==> flow/design.v <==
module ALU (
    input Clk,
    input Reset,
    input [7:0] operand_A, operand_B,
    input [3:0] Sel,
    output [7:0] Out,
    output [3:0] Flag);
    reg [7:0] Result;
    reg [3:0] FlagCpy;
    reg [7:0] nResult;
    reg [3:0] nFlag;
    reg [8:0] extendResult;
    reg [15:0] extendResult1;
    assign Out = Result;
    assign Flag = FlagCpy;
    always @(*)
    begin
        nResult = Result;
        nFlag = FlagCpy;
        extendResult = 9'd0;
        extendResult1 = 16'd0;
        case(Sel)
            4'h0:
                begin
                    extendResult = operand_A + operand_B;
                    if(extendResult >> 8 == 1)
                        nFlag = nFlag | 4'b0010;
                    else
                        nResult = extendResult[7:0];
                end
            4'h1:
                begin
                    if(operand_A < operand_B)
                        nFlag = nFlag | 4'b1000;
                    else
                        nResult = operand_A - operand_B;
                end
            4'h2:
                begin
                    extendResult1 = operand_A * operand_B;
                    if(extendResult1 >> 8 != 0)
                        nFlag = nFlag | 4'b0100;
                    else
                        nResult = operand_A * operand_B;
                    if(nResult == 0)
                        nFlag = nFlag | 4'b0001;
                end
            4'h3:
                begin
                    if(operand_A < operand_B)
                        nFlag = nFlag | 4'b1000;
                    else if(operand_B == 0)
                        nResult = 8'hFF;
                    else
                        nResult = operand_A / operand_B;
                    if(nResult == 0)
                        nFlag = nFlag | 4'b0001;
                end
            4'h4:
                begin
                extendResult1 = operand_A << operand_B;
                if(operand_B > 8 || (operand_A==1&&operand_B==8))
                    nFlag = nFlag | 4'b0010;
                else
                    begin
                    extendResult1 = operand_A << operand_B;
                    if(extendResult1 << 8 != 0)
                        nFlag = nFlag | 4'b0010;
                    else
                        nResult = operand_A << operand_B;
                    end
                if(nResult == 0)
                    nFlag = nFlag | 4'b0001;
                end
            4'h5:
                begin
                nResult = operand_A >> operand_B;
                if(nResult == 0)
                    nFlag = nFlag | 4'b0001;
                if(operand_B > 8 || (operand_B == 8 && operand_A==1) || (operand_B==7&&(operand_A == 2 || operand_A==3)) || operand_B==6&&(operand_A<=7&&operand_A>=4) || operand_B==5&&(operand_A<=15&&operand_A>=8) || operand_B==4&&(operand_A<=31&&operand_A>=16))
                    nFlag = nFlag | 4'b1000;
                end
            4'h6:
                begin
                nResult = operand_A & operand_B;
                if(nResult == 0)
                    nFlag = nFlag | 1;
                end
            4'h7:
                begin
                nResult = operand_A | operand_B;
                if(nResult == 0)
                    nFlag = nFlag | 1;
                end
            4'h8:
                begin
                nResult = operand_A ^ operand_B;
                if(nResult == 0)
                    nFlag = nFlag | 1;
                end
            4'h9:
                begin
                nResult = ~(operand_A ^ operand_B);
                if(nResult == 0)
                    nFlag = nFlag | 1;
                end
            4'hA:
                begin
                nResult = ~(operand_A & operand_B);
                if(nResult == 0)
                    nFlag = nFlag | 1;
                end
            4'hB:
                begin
                nResult = ~(operand_A | operand_B);
                if(nResult == 0)
                    nFlag = nFlag | 1;
                end
            default:
                nResult = 8'h00;
        endcase
    end
    always @(posedge Clk, posedge Reset)
    begin
        if(Reset) begin
            Result <= 8'h00;
            FlagCpy <= 4'b0000;
        end else begin
            Result <= nResult;
            FlagCpy <= nFlag;
        end
    end
endmodule
==> Reports on ALU <==
What the tools print for ALU, step after step.
Line numbers count from 1 in the design file above.
Operators: Yosys type, input widths -> output width; for muxes data width and select width s.
Library cell names are shortened.
{ "inputs": {"design": "ALU", "clock_port": "Clk", "library": "sky130hd", "pvt_corner": "tt_025C_1v80"} }

==> Word level <==
Yosys after proc, flatten, opt, wreduce and memory -nomap, before mapping. Memory bits, and registers merged into a memory's read port (data or address), are not among the register bits. Print and check cells are not counted.
{ "op_classes": {"n_shift": 3, "logic": 13, "mux": 28, "div_mod_pow": 1, "equal": 31, "cmp": 8, "reduce_logical": 36, "n_addsub": 2, "n_mul": 2} }
{ "op_table": {"columns": ["operator", "count"], "rows": [
  ["$mul 8x8->16", 1],
  ["$pmux 8 s12", 1],
  ["$logic_not 8->1", 11],
  ["$mux 8", 10],
  ["$reduce_bool 32->1", 2],
  ["$div 8x8->8", 1],
  ["$mul 8x8->8", 1],
  ["$pmux 4 s12", 1],
  ["$eq 8x3->1 const B", 4],
  ["$ne 2x2->1 const B", 12],
  ["$not 8->8", 3],
  ["$eq 4x3->1 const B", 4],
  ["$eq 4x4->1 const B", 4],
  ["$eq 8x2->1 const B", 2],
  ["$shl 8x8->16", 1],
  ["$reduce_and 8->1", 2],
  ["$reduce_bool 11->1", 1],
  ["$reduce_and 10->1", 1],
  ["$mux 1", 10],
  ["$add 8x8->9", 1],
  ["$reduce_and 9->1", 1],
  ["$logic_and 1x1->1", 8],
  ["$eq 4x2->1 const B", 2],
  ["$eq 8x1->1 const B", 1],
  ["$ge 8x3->1 const B", 1],
  ["$le 8x3->1 const B", 1],
  ["$ge 8x4->1 const B", 1],
  ["$gt 8x4->1 const B", 1]
]} }
Other operator kinds: 21; their cells: 35.
{ "word_totals": {"ff_bits": 12, "output_inout_bits": 12, "wordCells": 129, "in_bits": 22} }

==> Logic depth <==
Yosys ltp: most cells in a row. Word level: on the elaborated netlist, between registers, memories and ports. Mapped: between sequential cells and ports; inverters and the memories' decode and read muxes count.
{ "logic_depth": {"word_depth": 9, "abc_area": 0, "mapped_depth": 55, "mapped_depth_nobuf": 51} }

==> After synthesis <==
The flow's flattened synthesis, as Yosys stat reports it; memories are mapped. The netlist is that of the ABC_AREA named above (0 if unset); the other value can give another one.
The area totals of this step are shown rounded.
{ "by_type": {"columns": ["cell", "count", "type_area_um2"], "rows": [
  ["ha_1", 100, 1251.2],
  ["fa_1", 38, 760.73],
  ["nor2_1", 115, 431.664],
  ["inv_1", 81, 304.042],
  ["dfrtp_1", 12, 300.288],
  ["a21oi_1", 53, 265.254],
  ["nand2_1", 56, 210.202],
  ["nor3_1", 36, 180.173],
  ["o21ai_0", 35, 175.168],
  ["mux2i_1", 17, 170.163],
  ["xnor2_1", 16, 140.134],
  ["mux2_2", 12, 135.13],
  ["clkbuf_1", 34, 127.622],
  ["o21a_1", 15, 112.608],
  ["nand2b_1", 16, 100.096],
  ["a221o_1", 9, 90.086],
  ["xor2_1", 10, 87.584],
  ["a2111oi_4", 3, 82.579]
]} }
Other cell types: 69; their cells: 223.
{ "synth_totals": {"seqArea_um2": 300, "buf_cells": 45, "area_um2": 6590, "stdcells": 881, "flip_flops": 12} }

==> Path before layout <==
Source: OpenSTA report_checks on the synthesized netlist (no wires, ideal clock, input and output delay 20% of the period each), path of least setup slack; recovery checks are left aside. Register names are those of the netlist, which keeps one name where synthesis merged equal registers.
{ "synth_timing": {"kind": "input-to-reg", "from": "in operand_B[0]", "to": "reg Result[0]", "in_delay_ps": 2700, "period_ps": 13500, "stages": 51, "path_buffers": 5, "arrival_ps": 14030, "t_first_pin_ps": 2700, "required_time_ps": 13374, "path_slack_ps": -656, "path_delay_ps": 11456, "setup_ps": 126, "period_less_setup_slack_ps": 14156} }
"path_delay_ps" = arrival - input delay + setup time.
"stages": output pins that drive a net of the path, with the launching flip-flop's if there is one; two outputs of one cell count as two.
"period_less_setup_slack_ps" is the clock period less the worst setup slack; recovery checks do not enter. This is arithmetic on one report: input and output delays are still those of the set period (20% each).
{ "synth_via": {"path_cell_list": "buf_6 -> clkbuf_1 -> buf_2 -> inv_1 -> ha_1 -> and4_1 -> nor2_1 -> ha_1 -> or4b_4 -> a2111oi_4 -> a221oi_2 -> ha_1 -> o21a_1 -> o21a_1 -> mux2i_1 -> ha_1 -> o21a_1 -> o21a_1 -> (+15 left out) -> nor3_1 -> a21o_1 -> ha_1 -> nor3_1 -> a211oi_1 -> and4_1 -> a2111oi_0 -> or2_2 -> clkbuf_1 -> mux2_2 -> ha_1 -> a21oi_1 -> nand3_1 -> o21ai_0 -> a21oi_1 -> a221oi_1 -> nor2_1 -> a221o_1", "cone_cells": 36, "cone_classes": "add/sub (2); mul (2); div (1); compare (2); eq/ne (3); shift (3); mux (11); logic (6); reduce/logical (6)"} }
{ "synth_lines": {"columns": ["element", "line", "source"], "rows": [
  ["start, declared", 4, "input [7:0] operand_A, operand_B,"],
  ["end, assigned", 126, "Result <= 8'h00;"],
  ["end, assigned", 129, "Result <= nResult;"],
  ["end, declared", 8, "reg [7:0] Result;"]
]} }
No chain of elaborated cells between the ends is given.

==> Path in the finished layout <==
From the final timing report of run A: the path of least setup slack in the routed layout; clock arrival at registers is part of the times.
The report prints the path's times to 10 ps; the period is as set.
{ "layout_timing": {"kind": "input-to-reg", "from": "in operand_B[0]", "to": "reg Result[0]", "period_ps": 17000, "path_slack_ps": -130, "t_first_pin_ps": 3400, "required_time_ps": 17120, "path_buffers": 5, "in_delay_ps": 3400, "stages": 52, "arrival_ps": 17250, "setup_ps": 120} }
{ "layout_via": {"path_cell_list": "clkdlybuf4s50_1 -> buf_6 -> clkbuf_1 -> buf_2 -> clkinvlp_4 -> ha_1 -> and4_1 -> nor2_1 -> ha_1 -> or4b_4 -> a2111oi_4 -> a221oi_2 -> ha_1 -> o21a_1 -> o21a_1 -> mux2i_1 -> ha_1 -> o21a_1 -> (+16 left out) -> nand2_1 -> o31ai_1 -> ha_1 -> nor3_1 -> a211oi_1 -> and4_1 -> a2111oi_4 -> or2_2 -> clkbuf_1 -> mux2_2 -> ha_1 -> a21oi_1 -> nand3_1 -> o21ai_1 -> a21oi_1 -> a221oi_1 -> nor2_1 -> a221o_1", "cone_cells": 36, "cone_classes": "add/sub (2); mul (2); div (1); compare (2); eq/ne (3); shift (3); mux (11); logic (6); reduce/logical (6)"} }
{ "layout_lines": {"columns": ["element", "line", "source"], "rows": [
  ["start, declared", 4, "input [7:0] operand_A, operand_B,"],
  ["end, assigned", 126, "Result <= 8'h00;"],
  ["end, assigned", 129, "Result <= nResult;"],
  ["end, declared", 8, "reg [7:0] Result;"]
]} }
No chain of elaborated cells between the ends is given.

Memo
Re: implementation data of ALU

Flow measurements of ALU on sky130hd: 3 stored runs with different settings, listed in no order. Input and output delays are each 20% of the period that was set; the output load is 0.01 pF.
By "period_reached_ps" is meant the clock period of the run minus its worst setup slack. This is arithmetic on one report: input and output delays are still those of the set period (20% each).
"worst_path_ps" = time allowed to the worst setup path (clock period - input delay - output delay, where it has them) - its slack; a late launch clock adds to it, a late capture clock takes from it.
"final_power_w" rests on the timing tool's default activity at the inputs, not on a simulated workload.
"worst_path_ps" is known to 10 ps.
Measured values are rounded.

Run A
==> flow/run.sh <==
#!/bin/bash
# the make line also repeats the synthesis and layout settings of config.mk as NAME=value (left out here)
make -C /OpenROAD-flow-scripts/flow DESIGN_CONFIG=/design/flow/config.mk WORK_HOME=/design/flow/orfs CLKGATE_MAP_FILE= finish
==> flow/config.mk <==
export PLATFORM = sky130hd
export DESIGN_NAME = ALU
export DESIGN_NICKNAME = ALU
export VERILOG_FILES = /design/flow/design.v
export SDC_FILE = /design/flow/constraint.sdc
export NUM_CORES = 4
export LEC_CHECK = 0
export CAP_MARGIN = 10
export CORE_MARGIN = 2
export CORE_UTILIZATION = 30
export GPL_TIMING_DRIVEN = 0
export MAX_ROUTING_LAYER = met5
export PLACE_DENSITY = 0.65
export SETUP_SLACK_MARGIN = -0.9
export SLEW_MARGIN = 20
export TNS_END_PERCENT = 80
==> flow/constraint.sdc <==
create_clock -name core_clock -period 17.0 [get_ports {Clk}]
set_input_delay 3.4000 -clock core_clock [delete_from_list [all_inputs] [get_ports {Clk}]]
set_output_delay 3.4000 -clock core_clock [all_outputs]
set_load 0.01 [all_outputs]

==> results of run A, as JSON <==
{
  "ys_area_um2": 6590,
  "final_power_w": 0.000496,
  "worst_path_ps": 13730,
  "worst_setup_path_type": "input-to-reg",
  "finalUtil_pct": 34.2,
  "period_reached_ps": 17135,
  "final_setup_tns_ps": -135,
  "setup_worst_slack_ps": -135,
  "dieArea_um2": 23200,
  "finish.stdcell_area_um2": 7410
}

Run B
==> flow/run.sh <==
#!/bin/bash
# the make line also repeats the synthesis and layout settings of config.mk as NAME=value (left out here)
make -C /OpenROAD-flow-scripts/flow DESIGN_CONFIG=/design/flow/config.mk WORK_HOME=/design/flow/orfs CLKGATE_MAP_FILE= finish
==> flow/config.mk <==
export PLATFORM = sky130hd
export DESIGN_NAME = ALU
export DESIGN_NICKNAME = ALU
export VERILOG_FILES = /design/flow/design.v
export SDC_FILE = /design/flow/constraint.sdc
export NUM_CORES = 4
export LEC_CHECK = 0
export CAP_MARGIN = 10
export CELL_PAD_IN_SITES_GLOBAL_PLACEMENT = 2
export CORE_MARGIN = 2
export CORE_UTILIZATION = 30
export CTS_CLUSTER_SIZE = 47
export GPL_ROUTABILITY_DRIVEN = 1
export GPL_TIMING_DRIVEN = 0
export MAX_ROUTING_LAYER = met4
export PLACE_DENSITY_LB_ADDON = 0.23
export SETUP_SLACK_MARGIN = 4.75
export SLEW_MARGIN = 25
export TNS_END_PERCENT = 20
==> flow/constraint.sdc <==
create_clock -name core_clock -period 17.0 [get_ports {Clk}]
set_input_delay 3.4000 -clock core_clock [delete_from_list [all_inputs] [get_ports {Clk}]]
set_output_delay 3.4000 -clock core_clock [all_outputs]
set_load 0.01 [all_outputs]

==> results of run B, as JSON <==
{
  "final_setup_tns_ps": 0,
  "period_reached_ps": 13577,
  "setup_worst_slack_ps": 3420,
  "finish.stdcell_area_um2": 8240,
  "ys_area_um2": 6590,
  "final_power_w": 0.00055,
  "dieArea_um2": 23200,
  "finalUtil_pct": 38.0,
  "worst_path_ps": 10180,
  "worst_setup_path_type": "input-to-reg"
}

Run C
==> flow/run.sh <==
#!/bin/bash
# the make line also repeats the synthesis and layout settings of config.mk as NAME=value (left out here)
make -C /OpenROAD-flow-scripts/flow DESIGN_CONFIG=/design/flow/config.mk WORK_HOME=/design/flow/orfs CLKGATE_MAP_FILE= finish
==> flow/config.mk <==
export PLATFORM = sky130hd
export DESIGN_NAME = ALU
export DESIGN_NICKNAME = ALU
export VERILOG_FILES = /design/flow/design.v
export SDC_FILE = /design/flow/constraint.sdc
export NUM_CORES = 4
export LEC_CHECK = 0
export CAP_MARGIN = 10
export CELL_PAD_IN_SITES_GLOBAL_PLACEMENT = 0
export CORE_MARGIN = 9
export CORE_UTILIZATION = 42
export CTS_CLUSTER_DIAMETER = 262
export MIN_ROUTING_LAYER = met2
export PLACE_DENSITY = 0.56
export SETUP_SLACK_MARGIN = -0.73
export SLEW_MARGIN = 40
==> flow/constraint.sdc <==
create_clock -name core_clock -period 13.5 [get_ports {Clk}]
set_input_delay 2.7000 -clock core_clock [delete_from_list [all_inputs] [get_ports {Clk}]]
set_output_delay 2.7000 -clock core_clock [all_outputs]
set_load 0.01 [all_outputs]

==> results of run C, as JSON <==
{
  "period_reached_ps": 13840,
  "dieArea_um2": 20500,
  "final_setup_tns_ps": -639,
  "finalUtil_pct": 50.8,
  "final_power_w": 0.000702,
  "ys_area_um2": 6590,
  "worst_path_ps": 11140,
  "worst_setup_path_type": "input-to-reg",
  "finish.stdcell_area_um2": 7750,
  "setup_worst_slack_ps": -340
}
